==> flow/design.v <==
module ALU(
    clk,
    rst_n,
    valid,
    ready,
    mode,
    in_A,
    in_B,
    out
);
    input         clk, rst_n;
    input         valid;
    input  [1:0]  mode;  
    output        ready;
    input  [31:0] in_A, in_B;
    output [63:0] out;
    parameter IDLE = 3'd0;
    parameter MUL  = 3'd1;
    parameter DIV  = 3'd2;
    parameter AND  = 3'd3;
    parameter AVG  = 3'd4;
    parameter OUT  = 3'd5;
    reg  [ 2:0] state, state_nxt;
    reg  [ 4:0] counter, counter_nxt;
    reg  [64:0] shreg, shreg_nxt;  
    reg  [31:0] alu_in, alu_in_nxt;
    reg  [32:0] alu_out;
    reg         ready_;
    assign ready = ready_;
    assign out = shreg[63:0];
    always @(*) begin
        case(state)
            IDLE: begin
                if (valid) 
                    case (mode)
                        0 : state_nxt = MUL;
                        1 : state_nxt = DIV;
                        2 : state_nxt = AND;
                        3 : state_nxt = AVG;
                    endcase
                else state_nxt = IDLE;
            end
            MUL : state_nxt = (counter != 31) ? MUL : OUT;
            DIV : state_nxt = (counter != 31) ? DIV : OUT;
            AND : state_nxt = OUT;
            AVG : state_nxt = OUT;
            OUT : state_nxt = IDLE;
            default : state_nxt = IDLE;
        endcase
    end
    always @(*) begin
        if ((state == MUL) || (state == DIV)) counter_nxt = counter + 1; 
        else                                  counter_nxt = 0;
    end
    always @(*) begin
        case(state)
            IDLE: begin
                if (valid) alu_in_nxt = in_B;
                else       alu_in_nxt = 0;
            end
            OUT : alu_in_nxt = 0;
            default: alu_in_nxt = alu_in;
        endcase
    end
    always @(*) begin
        case (state)
            MUL : begin
                if (shreg[0]) alu_out = shreg[63:32] + alu_in;
                else          alu_out = shreg[63:32];
            end
            DIV : alu_out = shreg[64:32] - {1'b0, alu_in};
            AND : alu_out = shreg[31:0] & alu_in;
            AVG : alu_out = (shreg[31:0] + alu_in) >> 1;
            default alu_out = 0;
        endcase
    end
    always @(*) begin
        case (state)
            IDLE: begin
                if (valid) begin
                    shreg_nxt = {33'b0, in_A};
                    if (state_nxt == DIV) shreg_nxt = shreg_nxt << 1;                 
                end
                else shreg_nxt = 0;
            end
            MUL : shreg_nxt = {1'b0, alu_out, shreg[31:1]};
            DIV : begin
                if (shreg[64:32] < {1'b0, alu_in}) shreg_nxt = shreg << 1;
                else                      shreg_nxt = {alu_out[31:0], shreg[31:0], 1'b1};
                if (counter == 31) shreg_nxt = {1'b0, shreg_nxt[64:33], shreg_nxt[31:0]};
            end
            AND : shreg_nxt = {32'b0, alu_out};
            AVG : shreg_nxt = {32'b0, alu_out};
            OUT : shreg_nxt = 0;
            default : shreg_nxt = 0;
        endcase
    end
    always @(posedge clk or negedge rst_n) begin
        if (!rst_n) begin
            state   <= IDLE;
            counter <= 0;
            shreg   <= 0;
            alu_in  <= 0;
            ready_  <= 0;
        end
        else begin
            state   <= state_nxt;
            counter <= counter_nxt;
            shreg   <= shreg_nxt;
            alu_in  <= alu_in_nxt;
            ready_  <= (state_nxt == OUT) ? 1 : 0;
        end
    end
endmodule
# Step by step through the tools: ALU
# The steps from the RTL of ALU to its reports follow in flow order.
# Lines are those of the file above, counted from 1.
# Operators: Yosys type, input widths -> output width; for muxes data width and select width s.
# A cell with - has no value.
[inputs] design="ALU" clk_port="clk" cell_library="sky130hd" corner="tt_025C_1v80"

# Word level
# Counts by Yosys on the flattened word-level netlist (proc, flatten, opt, wreduce; memories kept). Register bits leave out memories and registers merged into their read ports (data or address). Print and check cells are left out. Cells with the same type and inputs are merged into one.
[classes] addsub=4 compare=1 equal=12 n_mux=16 n_logic=1 reduce_and_logical=5
[op_table] cell="$pmux 65 s4" n=1
[op_table] cell="$mux 65" n=2
[op_table] cell="$pmux 33 s3" n=1
[op_table] cell="$mux 33" n=3
[op_table] cell="$add 32x32->33" n=2
[op_table] cell="$pmux 32 s2" n=1
[op_table] cell="$sub 33x32->33" n=1
[op_table] cell="$lt 33x32->1" n=1
[op_table] cell="$and 32x32->32" n=1
[op_table] cell="$mux 32" n=1
[op_table] cell="$pmux 3 s4" n=2
[op_table] cell="$eq 3x2->1 const B" n=3
[op_table] cell="$eq 3x3->1 const B" n=3
[op_table] cell="$mux 3" n=3
[op_table] cell="$add 5x1->5 const B" n=1
[op_table] cell="$eq 5x5->1 const B" n=1
[op_table] cell="$ne 5x5->1 const B" n=1
[op_table] cell="$mux 5" n=1
[op_table] cell="$eq 2x2->1 const B" n=2
[op_table] cell="$eq 3x1->1 const B" n=1
[op_table] cell="$logic_not 3->1" n=1
[op_table] cell="$eq 2x1->1 const B" n=1
[op_table] cell="$logic_not 2->1" n=1
[op_table] cell="$reduce_bool 2->1" n=1
[op_table] cell="$reduce_or 2->1" n=1
[op_table] cell="$logic_or 1x1->1" n=1
[op_table] cell="$mux 1" n=1
[bits] register_bits=106 in_bits=69 output_inout_bits=65 word_cells=44

# Longest topological paths
# Longest topological path by Yosys (ltp), each cell counted once; first at word level (registers and memories cut), then after technology mapping (sequential cells cut; the memories' decode and read muxes count).
[depth] word_depth=8 abc_area=1 mapped_depth=20

# Netlist
# Source: synth_stat.txt of the flow (Yosys; design flattened, memories mapped). It holds for the ABC_AREA given above (unset counts as 0); a run with the other value may have another netlist.
# The area totals of this step are shown rounded.
[by_type] cell_type="sky130_fd_sc_hd__nand2_1" n=867 area_total_um2=3.25E+03
[by_type] cell_type="sky130_fd_sc_hd__dfrtp_1" n=108 area_total_um2=2.7E+03
[by_type] cell_type="sky130_fd_sc_hd__inv_1" n=406 area_total_um2=1.52E+03
[by_type] cell_type="sky130_fd_sc_hd__nand3_1" n=259 area_total_um2=1.3E+03
[by_type] cell_type="sky130_fd_sc_hd__ha_1" n=97 area_total_um2=1.21E+03
[by_type] cell_type="sky130_fd_sc_hd__a21oi_1" n=157 area_total_um2=785.754
[by_type] cell_type="sky130_fd_sc_hd__buf_4" n=84 area_total_um2=630.605
[by_type] cell_type="sky130_fd_sc_hd__nor2_1" n=164 area_total_um2=615.59
[by_type] cell_type="sky130_fd_sc_hd__o21ai_0" n=96 area_total_um2=480.461
[by_type] cell_type="sky130_fd_sc_hd__nand4_1" n=29 area_total_um2=181.424
[by_type] cell_type="sky130_fd_sc_hd__o211ai_1" n=20 area_total_um2=150.144
[by_type] cell_type="sky130_fd_sc_hd__o2111ai_1" n=16 area_total_um2=140.134
[by_type] cell_type="sky130_fd_sc_hd__clkbuf_1" n=34 area_total_um2=127.622
[by_type] cell_type="sky130_fd_sc_hd__buf_6" n=10 area_total_um2=112.608
[by_type] cell_type="sky130_fd_sc_hd__buf_2" n=21 area_total_um2=105.101
[by_type] cell_type="sky130_fd_sc_hd__o21ai_1" n=18 area_total_um2=90.086
[by_type] cell_type="sky130_fd_sc_hd__o21bai_1" n=12 area_total_um2=90.086
[by_type] cell_type="sky130_fd_sc_hd__xor2_1" n=10 area_total_um2=87.584
# Other cell types: 35; their cells: 122.
[mapped] mapped_cells=2530 area_um2=14500 seq_area_um2=2730 ffs=109 n_buf=157

# Path before layout
# OpenSTA on the mapped netlist: ideal clock, no wires. The path of least setup slack (recovery checks aside). Input and output delay are each 20% of the period. Register names are those of the netlist, which keeps one name where synthesis merged equal registers.
[synth_timing] path_kind="input to register" start="in valid" end="reg shreg[10]" tclk_ps=10000 input_delay_ps=2000 setup_time_ps=142 t_first_pin_ps=2000 arrival_ps=3139 required_ps=9858 slack_ps=6718 path_delay_ps=1281 driving_pins=10 n_path_buf=1 synth_period_reached_ps=3282
# "path_delay_ps" = arrival - input delay + setup time.
# "driving_pins" counts driving pins, that of a launching flip-flop among them; a cell with two outputs on the path counts twice.
# "synth_period_reached_ps" = period - worst setup slack (recovery checks aside). The figure is calculated, with input and output delays left at 20% of the set period.
# The rows between start and end are the longest chain of elaborated cells between them; the timing report does not say that the signal goes this way. Where chains are equally long, one stands for them.
# Each line given opens the expression or statement behind the cell; cells for indexed reads and writes are added by Yosys, which also makes memories of some case tables.
[synth_between] path_cell_list="sky130_fd_sc_hd__nand2_2 sky130_fd_sc_hd__inv_2 sky130_fd_sc_hd__nand2_1 sky130_fd_sc_hd__o21ai_1 sky130_fd_sc_hd__or2_4 sky130_fd_sc_hd__nand3_4 sky130_fd_sc_hd__inv_4 sky130_fd_sc_hd__buf_6 sky130_fd_sc_hd__o211ai_1 sky130_fd_sc_hd__o2111ai_1" elab_chain_len=6 cells_between=6 lines_between=5
[synth_lines] element="from (decl)" line_no=12 source="input         valid;"
[synth_lines] element="$mux 3" line_no=34 source="if (valid)"
[synth_lines] element="$pmux 3 s4" line_no=32 source="case(state)"
[synth_lines] element="$eq 3x2->1" line_no=82 source="if (state_nxt == DIV) shreg_nxt = shreg_nxt << 1;"
[synth_lines] element="$mux 33" line_no=82
[synth_lines] element="$mux 33" line_no=80 source="if (valid) begin"
[synth_lines] element="$pmux 65 s4" line_no=78 source="case (state)"
[synth_lines] element="to (assign)" line_no=102 source="shreg   <= 0;"
[synth_lines] element="to (assign)" line_no=109 source="shreg   <= shreg_nxt;"
[synth_lines] element="to (decl)" line_no=25 source="reg  [64:0] shreg, shreg_nxt;"

# Worst path after layout
# From the final timing report of run 1: the path of least setup slack in the routed layout; clock arrival at registers is part of the times.
# The report prints the path's times to 10 ps; the period is as set.
[layout_timing] path_kind="register to register" start="reg alu_in[2]" end="reg shreg[60]" tclk_ps=3090 setup_time_ps=170 t_first_pin_ps=390 arrival_ps=3230 required_ps=3300 slack_ps=70 driving_pins=20 n_path_buf=1
# The rows between start and end are the longest chain of elaborated cells between them; the timing report does not say that the signal goes this way. Where chains are equally long, one stands for them.
[layout_between] path_cell_list="sky130_fd_sc_hd__dfrtp_2 sky130_fd_sc_hd__ha_2 sky130_fd_sc_hd__nand2_1 sky130_fd_sc_hd__nand2_1 sky130_fd_sc_hd__inv_1 sky130_fd_sc_hd__nand2_1 sky130_fd_sc_hd__buf_4 sky130_fd_sc_hd__nand2_1 sky130_fd_sc_hd__nand2_2 sky130_fd_sc_hd__nand2_1 sky130_fd_sc_hd__nand2_1 sky130_fd_sc_hd__nand2_1 sky130_fd_sc_hd__nand2_1 sky130_fd_sc_hd__nand2_1 sky130_fd_sc_hd__nand3_1 sky130_fd_sc_hd__nand3_2 sky130_fd_sc_hd__nand3_1 sky130_fd_sc_hd__nand2_1 sky130_fd_sc_hd__nand2_1 sky130_fd_sc_hd__nand3_1" elab_chain_len=6 cells_between=9 lines_between=7
[layout_lines] element="from (decl)" line_no=26 source="reg  [31:0] alu_in, alu_in_nxt;"
[layout_lines] element="from (assign)" line_no=103 source="alu_in  <= 0;"
[layout_lines] element="from (assign)" line_no=110 source="alu_in  <= alu_in_nxt;"
[layout_lines] element="$add 32x32->33" line_no=68 source="if (shreg[0]) alu_out = shreg[63:32] + alu_in;"
[layout_lines] element="$mux 33" line_no=68
[layout_lines] element="$pmux 33 s3" line_no=66 source="case (state)"
[layout_lines] element="$mux 65" line_no=88 source="if (shreg[64:32] < {1'b0, alu_in}) shreg_nxt = shreg << 1;"
[layout_lines] element="$mux 65" line_no=90 source="if (counter == 31) shreg_nxt = {1'b0, shreg_nxt[64:33], shreg_nxt[31:0]};"
[layout_lines] element="$pmux 65 s4" line_no=78 source="case (state)"
[layout_lines] element="to (assign)" line_no=102 source="shreg   <= 0;"
[layout_lines] element="to (assign)" line_no=109 source="shreg   <= shreg_nxt;"
[layout_lines] element="to (decl)" line_no=25 source="reg  [64:0] shreg, shreg_nxt;"

# Measured data: module ALU, platform sky130hd, 3 stored runs of the flow under differing settings, order arbitrary. Input and output delays are each 20% of the period that was set; the output load is 0.01 pF.
# "clock_period_reached_ps" is the run's clock period less its worst setup slack. It is reckoned from that one timing run; input and output delays stay at 20% of the period that was set.
# "worst_setup_path_time_ps": the worst setup path's part of the clock period (all of it between registers, 20% less for each end at a port) less its slack. A launch clock that arrives late makes it longer, a capture clock that arrives late makes it shorter.
# By "design_power_mw" is meant OpenSTA's value without simulated activity: inputs other than the clock are taken to toggle once in ten clock periods, and the tool carries that through the logic.
# "worst_setup_path_time_ps" is given in steps of 10 ps.
# Measured values are rounded.
run="run 1" settings ABC_AREA=1 CAP_MARGIN=35 CELL_PAD_IN_SITES_GLOBAL_PLACEMENT=1 CORE_ASPECT_RATIO=0.51 CORE_UTILIZATION=27 CTS_CLUSTER_DIAMETER=160 CTS_CLUSTER_SIZE=90 GPL_TIMING_DRIVEN=1 MAX_ROUTING_LAYER="met5" MIN_ROUTING_LAYER="met1" PLACE_DENSITY_LB_ADDON=0.08 SLEW_MARGIN=5 TNS_END_PERCENT=90 period_ns=3.09 CORE_MARGIN=2
run="run 1" results synth_area_um2=14500 worst_setup_path_time_ps=3020 critical_path_kind="register to register" finish.utilization_frac=0.344 final_setup_tns_ps=0 die_um2=55800 clock_period_reached_ps=3017 post_route_stdcell_area_um2=18200 worst_setup_slack_ps=73 design_power_mw=16.8
run="run 2" settings period_ns=5.54 CAP_MARGIN=20 CORE_MARGIN=2 CORE_UTILIZATION=40 SLEW_MARGIN=20
run="run 2" results synth_area_um2=12200 worst_setup_path_time_ps=4380 critical_path_kind="register to register" finish.utilization_frac=0.459 final_setup_tns_ps=0 die_um2=31900 clock_period_reached_ps=4381 post_route_stdcell_area_um2=13700 worst_setup_slack_ps=1160 design_power_mw=7.46
run="run 3" settings CAP_MARGIN=30 CORE_MARGIN=7 CORE_UTILIZATION=22 GPL_TIMING_DRIVEN=1 MIN_ROUTING_LAYER="met1" PLACE_DENSITY_LB_ADDON=0.27 SETUP_SLACK_MARGIN=-0.16 period_ns=5.1 SLEW_MARGIN=20
run="run 3" results synth_area_um2=12200 worst_setup_path_time_ps=4390 critical_path_kind="register to register" finish.utilization_frac=0.26 final_setup_tns_ps=0 die_um2=62300 clock_period_reached_ps=4391 post_route_stdcell_area_um2=14300 worst_setup_slack_ps=709 design_power_mw=8.41
